==> flow/design.v <==
module VGA_Sync_Count #(
    parameter TOTAL_COLS = 800,
    parameter TOTAL_ROWS = 525
) (
    input clk_i,
    input rst_i,
    input Hsync_i,
    input Vsync_i,
    output reg Hsync_o,
    output reg Vsync_o,
    output reg [9:0] col_count_o,
    output reg [9:0] row_count_o
);
    wire frame_start_w;
    always@(posedge clk_i)
    begin
        if (rst_i)
        begin
            Vsync_o <= 1'b0;
            Hsync_o <= 1'b0;
        end
        else
        begin
            Vsync_o <= Vsync_i;
            Hsync_o <= Hsync_i;
        end
    end
    always @(posedge clk_i) 
    begin
        if (rst_i || frame_start_w == 1'b1)
        begin
            col_count_o <= 0;
            row_count_o <= 0;
        end
        else
        begin
            if (col_count_o == TOTAL_COLS - 1)
            begin
                if (row_count_o == TOTAL_ROWS - 1)
                begin
                    row_count_o <= 0;
                end
                else
                begin
                    row_count_o <= row_count_o + 1;
                end
                col_count_o <= 0;
            end
            else
            begin
                col_count_o <= col_count_o + 1;                
            end
        end
    end
    assign frame_start_w = (~Vsync_o & Vsync_i);
endmodule
module VGA_Sync_Pulse #(
    parameter TOTAL_COLS = 800, 
    parameter TOTAL_ROWS = 525, 
    parameter ACTIVE_COLS = 640, 
    parameter ACTIVE_ROWS = 480
) (
    input clk_i,
    input rst_i,
    output Hsync_o,
    output Vsync_o,
    output reg [9:0] col_count_o,
    output reg [9:0] row_count_o
);
    always@(posedge clk_i)
    begin
        if (rst_i)
        begin
            col_count_o <= 0;
            row_count_o <= 0;
        end
        else if (col_count_o == TOTAL_COLS - 1)
        begin
            col_count_o <= 0;
            if (row_count_o == TOTAL_ROWS - 1)
                row_count_o <= 0;
            else
                row_count_o <= row_count_o + 1;
        end
        else
            col_count_o <= col_count_o + 1;
    end
    assign Hsync_o = col_count_o < ACTIVE_COLS - 1 ? 1'b1 : 1'b0;
    assign Vsync_o = row_count_o < ACTIVE_ROWS - 1 ? 1'b1 : 1'b0;
endmodule 
module VGA_Sync_Porch #(
    parameter VIDEO_WIDTH = 3,
    parameter TOTAL_COLS = 3,
    parameter TOTAL_ROWS = 3,
    parameter ACTIVE_COLS = 2,
    parameter ACTIVE_ROWS = 2
) (
    input clk_i,
    input rst_i,
    input Hsync_i,
    input Vsync_i,
    input [VIDEO_WIDTH-1:0] red_video_i,
    input [VIDEO_WIDTH-1:0] grn_video_i,
    input [VIDEO_WIDTH-1:0] blu_video_i,
    output reg Hsync_o,
    output reg Vsync_o,
    output reg [VIDEO_WIDTH-1:0] red_video_o,
    output reg [VIDEO_WIDTH-1:0] grn_video_o,
    output reg [VIDEO_WIDTH-1:0] blu_video_o
);
    parameter FRONT_PORCH_HORIZ = 18;
    parameter BACK_PORCH_HORIZ = 50;
    parameter FRONT_PORCH_VERT = 10;
    parameter BACK_PORCH_VERT = 33;
    wire Hsync_w;
    wire Vsync_w;
    wire [9:0] col_count_w;
    wire [9:0] row_count_w;
    reg [VIDEO_WIDTH-1:0] red_video_r;
    reg [VIDEO_WIDTH-1:0] grn_video_r;
    reg [VIDEO_WIDTH-1:0] blu_video_r;
    VGA_Sync_Count #(.TOTAL_COLS(TOTAL_COLS),
                  .TOTAL_ROWS(TOTAL_ROWS)) VGA_Sync_Count_Inst 
    (
        .clk_i(clk_i),
        .rst_i(rst_i),
        .Hsync_i(Hsync_i),
        .Vsync_i(Vsync_i),
        .Hsync_o(Hsync_w),
        .Vsync_o(Vsync_w),
        .col_count_o(col_count_w),
        .row_count_o(row_count_w)
    );
    always @(posedge clk_i) 
    begin
        if (rst_i)
        begin
            Hsync_o <= 1'b0;
            Vsync_o <= 1'b0;
        end
        else
        begin
        if ((col_count_w < FRONT_PORCH_HORIZ + ACTIVE_COLS) || (col_count_w > TOTAL_COLS - BACK_PORCH_HORIZ - 1))
            Hsync_o <= 1'b1;
        else
            Hsync_o <= Hsync_w;
        if ((row_count_w < FRONT_PORCH_VERT + ACTIVE_ROWS) || (row_count_w > TOTAL_ROWS - BACK_PORCH_VERT - 1))
            Vsync_o <= 1'b1;
        else
            Vsync_o <= Vsync_w;
        end
    end
    always @(posedge clk_i) 
    begin
        if (rst_i)
        begin
            red_video_r <= 0;
            grn_video_r <= 0;
            blu_video_r <= 0;
            red_video_o <= 0;
            grn_video_o <= 0;
            blu_video_o <= 0;
        end
        else
        begin
        red_video_r <= red_video_i;
        grn_video_r <= grn_video_i;
        blu_video_r <= blu_video_i;
        red_video_o <= red_video_r;
        grn_video_o <= grn_video_r;
        blu_video_o <= blu_video_r;
        end
    end
endmodule
module Debounced_Switch #(parameter DEBOUNCE_LIMIT = 250000) (
    input clk_i,
    input rst_i, 
    input sw_i, 
    output sw_o 
);
    reg state_r;
    reg [$clog2(DEBOUNCE_LIMIT)-1:0] count_r;
    always @(posedge clk_i)
    begin
        if (rst_i)
            begin
                count_r <= 0;
                state_r <= 1'b0;
            end
        else if (sw_i != state_r && count_r < DEBOUNCE_LIMIT)
            count_r <= count_r + 1;  
        else if(count_r == DEBOUNCE_LIMIT)
            begin
                count_r <= 0;
                state_r <= sw_i;
            end
        else
            count_r <= 0;
   	end
    assign sw_o = state_r;
endmodule
module UART_RX #(parameter CLKS_PER_BIT = 217) (
    input clk_i,
    input rst_i,
    input rx_serial_i,
    output rx_dv_o,
    output [7:0] rx_byte_o
);
    parameter IDLE = 3'b000;
    parameter RX_START_BIT = 3'b001;
    parameter RX_DATA_BITS = 3'b010;
    parameter RX_STOP_BITS = 3'b011;
    parameter CLEANUP = 3'b100;
    reg [7:0] clk_count_r;
    reg [2:0] bit_index_r;
    reg [7:0] rx_byte_r;
    reg rx_dv_r;
    reg [2:0] state_r;
    always @(posedge clk_i) 
    begin
        if (rst_i)
        begin
            state_r <= IDLE;
            rx_dv_r <= 1'b0;
            clk_count_r <= 0;
            bit_index_r <= 0;
        end
        else
        case (state_r)
            IDLE : 
                begin
                    rx_dv_r <= 1'b0;
                    clk_count_r <= 0;
                    bit_index_r <= 0;
                    if (rx_serial_i == 1'b0)
                        state_r <= RX_START_BIT;
                    else
                        state_r <= IDLE;
                end
            RX_START_BIT :
                begin
                    if (clk_count_r == (CLKS_PER_BIT - 1) / 2)
                    begin
                        if (rx_serial_i == 1'b0)
                        begin
                            clk_count_r <= 0;
                            state_r <= RX_DATA_BITS;
                        end
                        else
                            state_r <= IDLE;
                    end
                    else
                    begin
                        clk_count_r <= clk_count_r + 1;
                        state_r <= RX_START_BIT;
                    end
                end
            RX_DATA_BITS :
                begin
                    if (clk_count_r < CLKS_PER_BIT - 1)
                    begin
                        clk_count_r <= clk_count_r + 1;
                        state_r <= RX_DATA_BITS;
                    end
                    else
                    begin
                        clk_count_r <= 0;
                        rx_byte_r[bit_index_r] <= rx_serial_i;
                        if (bit_index_r < 7)
                        begin
                            bit_index_r <= bit_index_r + 1;
                            state_r <= RX_DATA_BITS;
                        end
                        else
                        begin
                            bit_index_r <= 0;
                            state_r <= RX_STOP_BITS;
                        end
                    end
                end
            RX_STOP_BITS :
                begin
                    if (clk_count_r < CLKS_PER_BIT - 1)
                    begin
                        clk_count_r <= clk_count_r + 1;
                        state_r <= RX_STOP_BITS;
                    end           
                    else
                    begin
                        rx_dv_r <= 1'b1;
                        clk_count_r <= 0;
                        state_r <= CLEANUP;
                    end
                end
            CLEANUP :
                begin
                    state_r <= IDLE;
                    rx_dv_r <= 1'b0;
                end
            default: 
                state_r <= IDLE;
        endcase
    end
    assign rx_dv_o = rx_dv_r;
    assign rx_byte_o = rx_byte_r;
endmodule
module Pong_Paddle_Ctl #(
    parameter PLAYER_PADDLE_X = 0,
    parameter PADDLE_HEIGHT = 6,
    parameter GAME_HEIGHT = 30 
) (
        input clk_i,
        input rst_i,
        input [5:0] col_count_div_i,
        input [5:0] row_count_div_i,
        input Paddle_Up_i,
        input Paddle_Down_i,
        output reg Draw_Paddle_o,
        output reg [5:0] Paddle_Y_o 
);
    parameter PADDLE_SPEED = 1250000;  
    reg [31:0] Paddle_Count_r;
    wire Paddle_Count_en;
    assign Paddle_Count_en = Paddle_Up_i ^ Paddle_Down_i;
    always @(posedge clk_i) 
    begin
        if (rst_i)
        begin
            Paddle_Count_r <= 0;
            Paddle_Y_o <= (GAME_HEIGHT - PADDLE_HEIGHT) / 2;
        end
        else
        begin
        if (Paddle_Count_en == 1'b1)
        begin
            if (Paddle_Count_r == PADDLE_SPEED)
                Paddle_Count_r <= 0;
            else
                Paddle_Count_r <= Paddle_Count_r + 1;
        end
        if (Paddle_Up_i == 1'b1 && Paddle_Count_r == PADDLE_SPEED && Paddle_Y_o !== 0)
            Paddle_Y_o <= Paddle_Y_o - 1;
        else if (Paddle_Down_i == 1'b1 && Paddle_Count_r == PADDLE_SPEED && Paddle_Y_o !== GAME_HEIGHT - PADDLE_HEIGHT - 1)
            Paddle_Y_o <= Paddle_Y_o + 1;
        end
    end
    always @(posedge clk_i) 
    begin
        if (rst_i)
            Draw_Paddle_o <= 1'b0;
        else if (col_count_div_i == PLAYER_PADDLE_X && row_count_div_i >= Paddle_Y_o && row_count_div_i <= Paddle_Y_o + PADDLE_HEIGHT)
            Draw_Paddle_o <= 1'b1;
        else
            Draw_Paddle_o <= 1'b0;
    end
endmodule
module Pong_Ball_Ctl #(
    parameter GAME_WIDTH = 40,
    parameter GAME_HEIGHT = 30 
) (
    input clk_i,
    input rst_i,
    input Game_Active_i,
    input [5:0] col_count_div_i,
    input [5:0] row_count_div_i,
    output reg Draw_Ball_o,
    output reg [5:0] Ball_X_o,
    output reg [5:0] Ball_Y_o 
);
    parameter BALL_SPEED = 1250000;
    reg [5:0] Ball_X_prev_r;
    reg [5:0] Ball_Y_prev_r;
    reg [31:0] Ball_Count_r;
    always @(posedge clk_i) 
    begin
        if (rst_i)
        begin
            Ball_X_o <= GAME_WIDTH / 2;
            Ball_Y_o <= GAME_HEIGHT / 2;
            Ball_X_prev_r <= (GAME_WIDTH / 2) + 1;
            Ball_Y_prev_r <= (GAME_HEIGHT / 2) + 1;
            Ball_Count_r <= 0;
        end
        else if (Game_Active_i == 1'b0)
        begin
            Ball_X_o <= GAME_WIDTH / 2;
            Ball_Y_o <= GAME_HEIGHT / 2;
            Ball_X_prev_r <= (GAME_WIDTH / 2) + 1;
            Ball_Y_prev_r <= (GAME_HEIGHT / 2) + 1;
        end
        else
        begin
            if (Ball_Count_r < BALL_SPEED)
                Ball_Count_r <= Ball_Count_r + 1;
            else
            begin
                Ball_Count_r <= 0;
                Ball_X_prev_r <= Ball_X_o;
                Ball_Y_prev_r <= Ball_Y_o;
                if ((Ball_X_prev_r < Ball_X_o && Ball_X_o == GAME_WIDTH-1) || (Ball_X_prev_r > Ball_X_o && Ball_X_o != 0))
                    Ball_X_o <= Ball_X_o - 1;  
                else 
                    Ball_X_o <= Ball_X_o + 1;  
                if ((Ball_Y_prev_r < Ball_Y_o && Ball_Y_o == GAME_HEIGHT-1) || (Ball_Y_prev_r > Ball_Y_o && Ball_Y_o != 0))
                    Ball_Y_o <= Ball_Y_o - 1;  
                else 
                    Ball_Y_o <= Ball_Y_o + 1;  
            end
        end
    end
    always @(posedge clk_i) 
    begin
        if (rst_i)
            Draw_Ball_o <= 1'b0;
        else if (col_count_div_i == Ball_X_o && row_count_div_i == Ball_Y_o)
            Draw_Ball_o <= 1'b1;
        else
            Draw_Ball_o <= 1'b0;
    end
endmodule
module Pong_Top #(
    parameter TOTAL_COLS = 800, 
    parameter TOTAL_ROWS = 525, 
    parameter ACTIVE_COLS = 640, 
    parameter ACTIVE_ROWS = 480
) (
    input clk_i,
    input rst_i,
    input Hsync_i,
    input Vsync_i,
    input Game_Start_i, 
    input Paddle_Up_P1_i,
    input Paddle_Down_P1_i,
    input Paddle_Up_P2_i,
    input Paddle_Down_P2_i,
    output reg Hsync_o,
    output reg Vsync_o,
    output [2:0] Red_Video_o,
    output [2:0] Grn_Video_o,
    output [2:0] Blu_Video_o
);
    parameter GAME_WIDTH = 40;
    parameter GAME_HEIGHT = 30;
    parameter SCORE_LIMIT = 9;
    parameter PADDLE_HEIGHT = 6;
    parameter PADDLE_COL_P1 = 0;
    parameter PADDLE_COL_P2 = GAME_WIDTH - 1;  
    parameter IDLE = 3'b000;
    parameter RUNNING = 3'b001;
    parameter P1_Wins = 3'b010;
    parameter P2_Wins = 3'b011;
    parameter CLEANUP = 3'b100;
    reg [2:0] state_r;
    wire Hsync_w, Vsync_w;
    wire [9:0] col_count_w, row_count_w;
    wire Draw_Paddle_P1_w, Draw_Paddle_P2_w; 
    wire [5:0] Paddle_Y_P1_w, Paddle_Y_P2_w;
    wire Draw_Ball_w, Draw_Any_w;
    wire [5:0] Ball_X_w, Ball_Y_w;
    reg [3:0] P1_Score_r;
    reg [3:0] P2_Score_r;
    wire [5:0] col_count_div_w, row_count_div_w;
    VGA_Sync_Count #(.TOTAL_COLS(TOTAL_COLS),
                  .TOTAL_ROWS(TOTAL_ROWS)) VGA_Sync_Count_Inst 
    (
        .clk_i(clk_i),
        .rst_i(rst_i),
        .Hsync_i(Hsync_i),
        .Vsync_i(Vsync_i),
        .Hsync_o(Hsync_w),
        .Vsync_o(Vsync_w),
        .col_count_o(col_count_w),
        .row_count_o(row_count_w)
    );
    always @(posedge clk_i) 
    begin
        if (rst_i)
        begin
            Hsync_o <= 1'b0;
            Vsync_o <= 1'b0;
        end
        else
        begin
            Hsync_o <= Hsync_w;
            Vsync_o <= Vsync_w;
        end
    end
    assign col_count_div_w = col_count_w[9:4];
    assign row_count_div_w = row_count_w[9:4];
    Pong_Paddle_Ctl #(
        .PLAYER_PADDLE_X(PADDLE_COL_P1),
        .GAME_HEIGHT(GAME_HEIGHT)
    ) P1_Inst (
        .clk_i(clk_i),
        .rst_i(rst_i),
        .col_count_div_i(col_count_div_w),
        .row_count_div_i(row_count_div_w),
        .Paddle_Up_i(Paddle_Up_P1_i),
        .Paddle_Down_i(Paddle_Down_P1_i),
        .Draw_Paddle_o(Draw_Paddle_P1_w),
        .Paddle_Y_o(Paddle_Y_P1_w) 
    );
    Pong_Paddle_Ctl #(
        .PLAYER_PADDLE_X(PADDLE_COL_P2),
        .GAME_HEIGHT(GAME_HEIGHT)
        ) P2_Inst (
        .clk_i(clk_i),
        .rst_i(rst_i),
        .col_count_div_i(col_count_div_w),
        .row_count_div_i(row_count_div_w),
        .Paddle_Up_i(Paddle_Up_P2_i),
        .Paddle_Down_i(Paddle_Down_P2_i),
        .Draw_Paddle_o(Draw_Paddle_P2_w),
        .Paddle_Y_o(Paddle_Y_P2_w) 
    );
    wire Game_Active_w;
    Pong_Ball_Ctl Ball_Inst (
        .clk_i(clk_i),
        .rst_i(rst_i),
        .Game_Active_i(Game_Active_w),
        .col_count_div_i(col_count_div_w),
        .row_count_div_i(row_count_div_w),
        .Draw_Ball_o(Draw_Ball_w),
        .Ball_X_o(Ball_X_w),
        .Ball_Y_o(Ball_Y_w) 
    );
    always @(posedge clk_i) 
    begin
        if (rst_i)
        begin
            state_r <= IDLE;
            P1_Score_r <= 0;
            P2_Score_r <= 0;
        end
        else
        case (state_r)
            IDLE : 
            begin
                if (Game_Start_i == 1'b1)
                    state_r <= RUNNING;
            end
            RUNNING : 
            begin
                if (Ball_X_w == 0 && (Ball_Y_w < Paddle_Y_P1_w || Ball_Y_w > Paddle_Y_P1_w + PADDLE_HEIGHT))
                    state_r <= P2_Wins;
                else if (Ball_X_w == GAME_WIDTH-1 && (Ball_Y_w < Paddle_Y_P2_w || Ball_Y_w > Paddle_Y_P2_w + PADDLE_HEIGHT))
                    state_r <= P1_Wins;
            end
            P1_Wins : 
            begin
                if (P1_Score_r == SCORE_LIMIT - 1)
                    P1_Score_r <= 0;
                else
                begin
                    P1_Score_r <= P1_Score_r + 1;
                    state_r <= CLEANUP;
                end
            end
            P2_Wins : 
            begin
                if (P2_Score_r == SCORE_LIMIT - 1)
                    P2_Score_r <= 0;
                else
                begin
                    P2_Score_r <= P2_Score_r + 1;
                    state_r <= CLEANUP;
                end
            end
            CLEANUP :
                state_r <= IDLE;
        endcase
    end
    assign Game_Active_w = (state_r == RUNNING) ? 1'b1 : 1'b0;
    assign Draw_Any_w = Draw_Ball_w | Draw_Paddle_P1_w | Draw_Paddle_P2_w;
    assign Red_Video_o = Draw_Any_w ? 4'b1111 : 4'b0000;
    assign Grn_Video_o = Draw_Any_w ? 4'b1111 : 4'b0000;
    assign Blu_Video_o = Draw_Any_w ? 4'b1111 : 4'b0000;
endmodule
module Classic_Pong_Top (
    input clk_i,
    input rst_i,
    input UART_RX_i,
    input sw1_i,
    input sw2_i,
    input sw3_i,
    input sw4_i,
    output VGA_Hsync_o,
    output VGA_Vsync_o,
    output VGA_Red_0_o,
    output VGA_Red_1_o,
    output VGA_Red_2_o,
    output VGA_Grn_0_o,
    output VGA_Grn_1_o,
    output VGA_Grn_2_o,
    output VGA_Blu_0_o,
    output VGA_Blu_1_o,
    output VGA_Blu_2_o
);
    parameter CLKS_PER_BIT = 217;
    parameter VIDEO_WIDTH = 3;  
    parameter TOTAL_COLS = 800;
    parameter TOTAL_ROWS = 525;
    parameter ACTIVE_COLS = 640;
    parameter ACTIVE_ROWS = 480;
    wire [VIDEO_WIDTH-1:0] Red_Video_Pong_w, Red_Video_Porch_w;
    wire [VIDEO_WIDTH-1:0] Grn_Video_Pong_w, Grn_Video_Porch_w;
    wire [VIDEO_WIDTH-1:0] Blu_Video_Pong_w, Blu_Video_Porch_w;
    wire rx_dv_w;
    UART_RX #(.CLKS_PER_BIT(CLKS_PER_BIT)) UART_RX_Inst
    (
        .clk_i(clk_i),
        .rst_i(rst_i),
        .rx_serial_i(UART_RX_i),
        .rx_dv_o(rx_dv_w),
        .rx_byte_o()
    );
    wire Hsync_w, Vsync_w;
    VGA_Sync_Pulse #( 
        .TOTAL_COLS(TOTAL_COLS),
        .TOTAL_ROWS(TOTAL_ROWS),
        .ACTIVE_COLS(ACTIVE_COLS),
        .ACTIVE_ROWS(ACTIVE_ROWS) 
    ) VGA_Sync_Inst (
        .clk_i(clk_i),
        .rst_i(rst_i),
        .Hsync_o(Hsync_w),
        .Vsync_o(Vsync_w),
        .col_count_o(),
        .row_count_o()
    );
    wire sw1_w, sw2_w, sw3_w, sw4_w;
    Debounced_Switch sw_1 (
        .clk_i(clk_i),
        .rst_i(rst_i),
        .sw_i(sw1_i),
        .sw_o(sw1_w)
    );
    Debounced_Switch sw_2 (
        .clk_i(clk_i),
        .rst_i(rst_i),
        .sw_i(sw2_i),
        .sw_o(sw2_w)
    );
    Debounced_Switch sw_3 (
        .clk_i(clk_i),
        .rst_i(rst_i),
        .sw_i(sw3_i),
        .sw_o(sw3_w)
    );
    Debounced_Switch sw_4 (
        .clk_i(clk_i),
        .rst_i(rst_i),
        .sw_i(sw4_i),
        .sw_o(sw4_w)
    );
    wire Hsync_Pong_w, Vsync_Pong_w;
    Pong_Top #( 
        .TOTAL_COLS(TOTAL_COLS),
        .TOTAL_ROWS(TOTAL_ROWS),
        .ACTIVE_COLS(ACTIVE_COLS),
        .ACTIVE_ROWS(ACTIVE_ROWS) ) 
    Pong_Top_Inst (
        .clk_i(clk_i),
        .rst_i(rst_i),
        .Hsync_i(Hsync_w),
        .Vsync_i(Vsync_w),
        .Game_Start_i(rx_dv_w),
        .Paddle_Up_P1_i(sw1_w),
        .Paddle_Down_P1_i(sw2_w),
        .Paddle_Up_P2_i(sw3_w),
        .Paddle_Down_P2_i(sw4_w),
        .Hsync_o(Hsync_Pong_w),
        .Vsync_o(Vsync_Pong_w),
        .Red_Video_o(Red_Video_Pong_w),
        .Grn_Video_o(Grn_Video_Pong_w),
        .Blu_Video_o(Blu_Video_Pong_w)
    );
    wire Hsync_porch_w, Vsync_porch_w;
    VGA_Sync_Porch #(
        .VIDEO_WIDTH(VIDEO_WIDTH),   
        .TOTAL_COLS(TOTAL_COLS),
        .TOTAL_ROWS(TOTAL_ROWS),
        .ACTIVE_COLS(ACTIVE_COLS),
        .ACTIVE_ROWS(ACTIVE_ROWS)
    ) VGA_Sync_Porch_Inst (
        .clk_i(clk_i),
        .rst_i(rst_i),
        .Hsync_i(Hsync_Pong_w),
        .Vsync_i(Vsync_Pong_w),
        .red_video_i(Red_Video_Pong_w),
        .grn_video_i(Grn_Video_Pong_w),
        .blu_video_i(Blu_Video_Pong_w),
        .Hsync_o(Hsync_porch_w),
        .Vsync_o(Vsync_porch_w),
        .red_video_o(Red_Video_Porch_w),
        .grn_video_o(Grn_Video_Porch_w),
        .blu_video_o(Blu_Video_Porch_w)
    );
    assign VGA_Hsync_o = Hsync_porch_w;
    assign VGA_Vsync_o = Vsync_porch_w;
    assign { VGA_Red_2_o, VGA_Red_1_o, VGA_Red_0_o } = Red_Video_Porch_w; 
    assign { VGA_Grn_2_o, VGA_Grn_1_o, VGA_Grn_0_o } = Grn_Video_Porch_w; 
    assign { VGA_Blu_2_o, VGA_Blu_1_o, VGA_Blu_0_o } = Blu_Video_Porch_w; 
endmodule
* Tool chain data of Classic_Pong_Top *
The steps from the RTL of Classic_Pong_Top to its reports follow in flow order.
Line numbers count from 1 in the design file above.
Operators carry their Yosys type and port widths (W data, S select, Z words).
Library cell names are shortened.
The mark n/a stands for no value.

set-up
  top = Classic_Pong_Top
  clock port = clk_i
  cell library = sky130hd
  library corner = tt_025C_1v80

* Word-level counts *
Counts by Yosys on the flattened word-level netlist (proc, flatten, opt, wreduce; memories kept). Register bits leave out memories and registers merged into their read ports (data or address). Print and check cells are left out. Cells with the same type and inputs are merged into one.

word-level totals
  input bits = 7
  cells after elaboration = 257
  register bits after elaboration = 311
  output and inout bits = 11

cells by class
  bitwise gates (word level) = 13
  equality and inequality tests = 43
  $add $sub $neg = 27
  reductions and logical operators = 61
  $lt $le $gt $ge = 25
  multiplexer cells = 45

operator list
  cell                     number
  $add A32 B1 Y32 const B  3
  $mux W32                 3
  $add A18 B1 Y18 const B  4
  $lt A18 B18 Y1 const B   4
  $eq A18 B18 Y1 const B   4
  $eq A32 B21 Y1 const B   2
  $gt A6 B32 Y1            2
  $le A6 B32 Y1            2
  $add A10 B1 Y10 const B  6
  $eq A10 B10 Y1 const B   6
  $mux W6                  6
  $mux W3                  11
  $lt A32 B21 Y1 const B   1
  $mux W10                 3
  $add A6 B1 Y6 const B    4
  $sub A6 B1 Y6 const B    4
  $lt A6 B6 Y1             4
  $pmux W8 S3              1
  $mux W8                  3
  $logic_and A1 B1 Y1      23
  $lt A10 B10 Y1 const B   2
  $lt A10 B9 Y1 const B    2
  $reduce_or A2 Y1         10
  $pmux W3 S5              1
  $reduce_and A2 Y1        7
  $add A6 B3 Y7 const B    2
  $eq A3 B2 Y1 const B     4
  $nex A6 B1 Y1 const B    2

Other operator kinds: 39; their cells: 88.

* Depth *
Yosys ltp: most cells in a row. Word level: on the elaborated netlist, between registers, memories and ports. Mapped: between sequential cells and ports; inverters and the memories' decode and read muxes count.

logic depth
  depth after elaboration = 7
  ABC_AREA = 0
  mapped depth = 15
  gate-level depth less buffers = 14

* After synthesis *
Source: synth_stat.txt of the flow (Yosys; design flattened, memories mapped). It holds for the ABC_AREA given above (unset counts as 0); a run with the other value may have another netlist.
Totals and module areas in this step are rounded.

mapped netlist
  flip-flop cells = 311
  sequential area = 6200 um^2
  mapped area = 16000 um^2
  cell count = 1856

cell types
  cell type  number  total area (um^2)
  dfxtp_1    311     6.23E+03
  ha_1       101     1.26E+03
  xor2_1     139     1.22E+03
  nor2_1     314     1178.63
  xnor2_1    93      814.531
  nand2_1    125     469.2
  nand3_1    92      460.442
  nand4_1    65      406.64
  a21oi_1    57      285.274
  inv_1      76      285.274
  o21ai_0    48      240.23
  and4_1     25      218.96
  mux2i_1    20      200.192
  and3_1     30      187.68
  nor4_1     28      175.168
  nor3_1     33      165.158
  a21o_1     21      157.651
  clkbuf_1   38      142.637

Other cell types: 49; their cells: 240.
The figures by module come from a second, unflattened synthesis with its own total; it is not the netlist above.

unflattened totals
  cells (unflattened synthesis) = 2047
  area total of the unflattened synthesis = 18000 um^2

Rows give one instance, submodules left out.

by module
  module                       times used  area (um^2)  cells  seq. area (um^2)
  Debounced_Switch             4           920          105    380
  Pong_Ball_Ctl                1           3200         369    1100
  Pong_Paddle_Ctl              1           2400         284    780
  Pong_Paddle_Ctl              1           2300         276    780
  VGA_Sync_Count               2           1000         112    440
  Pong_Top                     1           1400         165    300
  UART_RX #(CLKS_PER_BIT=217)  1           1300         148    580
  VGA_Sync_Pulse               1           990          110    400
  VGA_Sync_Porch               1           610          51     400
  Classic_Pong_Top             1           0.0          0      0.0

* Path before layout *
Path of least setup slack by OpenSTA after synthesis, without wires, with an ideal clock, recovery checks aside; 20% of the period is set as input and as output delay. Where synthesis merged equal registers, the netlist keeps one of their names.

timing path after synthesis
  path type = input-to-reg
  start point = input port rst_i
  end point = register sw_1.count_r[10]
  stages = 5
  period = 40.0 ns
  launch time at the first pin = 8.000 ns
  slack = 30.940 ns
  arrival time = 8.932 ns
  external input delay = 8.000 ns
  delay of the path = 1.060 ns
  library setup time = 0.128 ns
  synthesis period reached = 9.06 ns

"delay of the path" is the arrival time less input delay plus setup time.
"stages": output pins that drive a net of the path, with the launching flip-flop's if there is one; two outputs of one cell count as two.
"synthesis period reached" = period - worst setup slack (recovery checks aside). The figure is calculated, with input and output delays left at 20% of the set period.
Between the ends stands the longest chain of elaborated cells between them, by number of cells; it is not shown to be the way that was timed. Of several equally long chains one is given.
A line is the first line of the expression or statement that the cell stems from. Yosys adds cells for indexed reads and writes and turns some case tables into memories.
At most two assigning lines are given for a register; there are more.

between the ends, after synthesis
  cell sequence = clkbuf_1 nor2_1 o21ai_1 clkbuf_1 nor2_1
  length of the longest elaborated chain = 1
  elaborated cells between the ends (all ways) = 1
  source lines of those cells = 0
  those cells by class = reduce/logical (1)

ends and longest elaborated chain, after synthesis
  what              RTL line  RTL
  from (decl)       581       input rst_i,
  $reduce_or A2 Y1  n/a
  to (assign)       187       count_r <= 0;
  to (assign)       191       count_r <= count_r + 1;
  to (decl)         182       reg [$clog2(DEBOUNCE_LIMIT)-1:0] count_r;

* Timing after layout *
From the final timing report of flow run 1: the path of least setup slack in the routed layout; clock arrival at registers is part of the times.

timing path post-layout
  path type = reg-to-reg
  start point = register Pong_Top_Inst.Ball_Inst.Ball_Y_o[3]
  end point = register Pong_Top_Inst.Ball_Inst.Ball_Y_o[5]
  library setup time = 0.07 ns
  launch time at the first pin = 0.53 ns
  arrival time = 4.06 ns
  stages = 14
  slack = 5.43 ns
  period = 9.01 ns

Between the ends stands the longest chain of elaborated cells between them, by number of cells; it is not shown to be the way that was timed. Of several equally long chains one is given.
At most two assigning lines are given for a register; there are more.

between the ends, post-layout
  cell sequence = dfxtp_1 inv_1 ha_1 a211oi_1 nor2_1 o31a_1 or2_2 ha_1 o21ai_0 o21bai_1 a21oi_1 or3_1 a21oi_1 mux2i_1
  length of the longest elaborated chain = 4
  elaborated cells between the ends (all ways) = 10
  source lines of those cells = 3
  those cells by class = add/sub (2); compare (2); eq/ne (1); mux (1); reduce/logical (4)

ends and longest elaborated chain, post-layout
  what                 RTL line  RTL
  from (decl)          368       output reg [5:0] Ball_Y_o
  from (assign)        379       Ball_Y_o <= GAME_HEIGHT / 2;
  from (assign)        387       Ball_Y_o <= GAME_HEIGHT / 2;
  $lt A6 B6 Y1         404       if ((Ball_Y_prev_r < Ball_Y_o && Ball_Y_o == GAME_HEIGHT-1) || (Ball_Y_prev_r > Ball_Y_o && Ball_Y_o != 0))
  $logic_and A1 B1 Y1  404
  $logic_or A1 B1 Y1   404
  $mux W6              404
  to (assign)          405       Ball_Y_o <= Ball_Y_o - 1;
  to (assign)          407       Ball_Y_o <= Ball_Y_o + 1;
  to (decl)            368

## Implementation results

Classic_Pong_Top through Yosys and OpenROAD on sky130hd: 5 stored runs, unordered, with their settings and measured results. The constraints put input and output delay at 20% of the set period each and load the outputs with 0.01 pF.
"clock period reached" is the run's clock period less its worst setup slack. It is reckoned from that one timing run; input and output delays stay at 20% of the period that was set.
"allowed time less slack (worst setup path)" = time allowed to the worst setup path (clock period - input delay - output delay, where it has them) - its slack; a late launch clock adds to it, a late capture clock takes from it.
By "power consumption" is meant OpenSTA's value without simulated activity: inputs other than the clock are taken to toggle once in ten clock periods, and the tool carries that through the logic.
The measured numbers are rounded.
Among the settings, . means not set for that run.

item                                             flow run 1  flow run 2  flow run 3     flow run 4  flow run 5
CELL_PAD_IN_SITES_GLOBAL_PLACEMENT               2           .           .              .           2
CORE_ASPECT_RATIO                                0.61        .           .              .           .
CORE_UTILIZATION                                 20          40          40             40          53
GPL_ROUTABILITY_DRIVEN                           0           .           .              0           .
PLACE_DENSITY                                    0.6         0.6         0.6            0.6         0.41
SETUP_SLACK_MARGIN                               0.87        0.28        .              .           .
period_ns                                        9.01        9.56        12.1           9.01        5.52
CAP_MARGIN                                       20          20          20             20          30
CORE_MARGIN                                      2           2           2              2           2
SLEW_MARGIN                                      20          20          20             20          35
ABC_AREA                                         .           .           .              .           0
CELL_PAD_IN_SITES_DETAIL_PLACEMENT               .           .           .              .           0
MAX_ROUTING_LAYER                                .           .           .              .           met4
chip area after synthesis (Yosys) (um^2)         16000       16000       16000          16000       16000
full die area (um^2)                             82000       42000       42000          42000       32000
standard-cell area after layout (um^2)           19000       18000       18000          18000       18000
post-layout utilization (%)                      23          45          45             45          60
worst setup slack after layout (ns)              5.4         5.9         8.1            5.4         2.0
summed negative setup slack (ns)                 0.000       0.000       0.000          0.000       0.000
worst hold slack (ns)                            0.42        0.44        0.43           0.44        0.43
power consumption (mW)                           2.9         2.7         2.1            2.9         4.8
clock period reached (ns)                        3.579       3.693       3.966          3.622       3.554
allowed time less slack (worst setup path) (ns)  3.58        3.69        1.55           3.62        3.55
critical path type                               reg-to-reg  reg-to-reg  reg-to-output  reg-to-reg  reg-to-reg
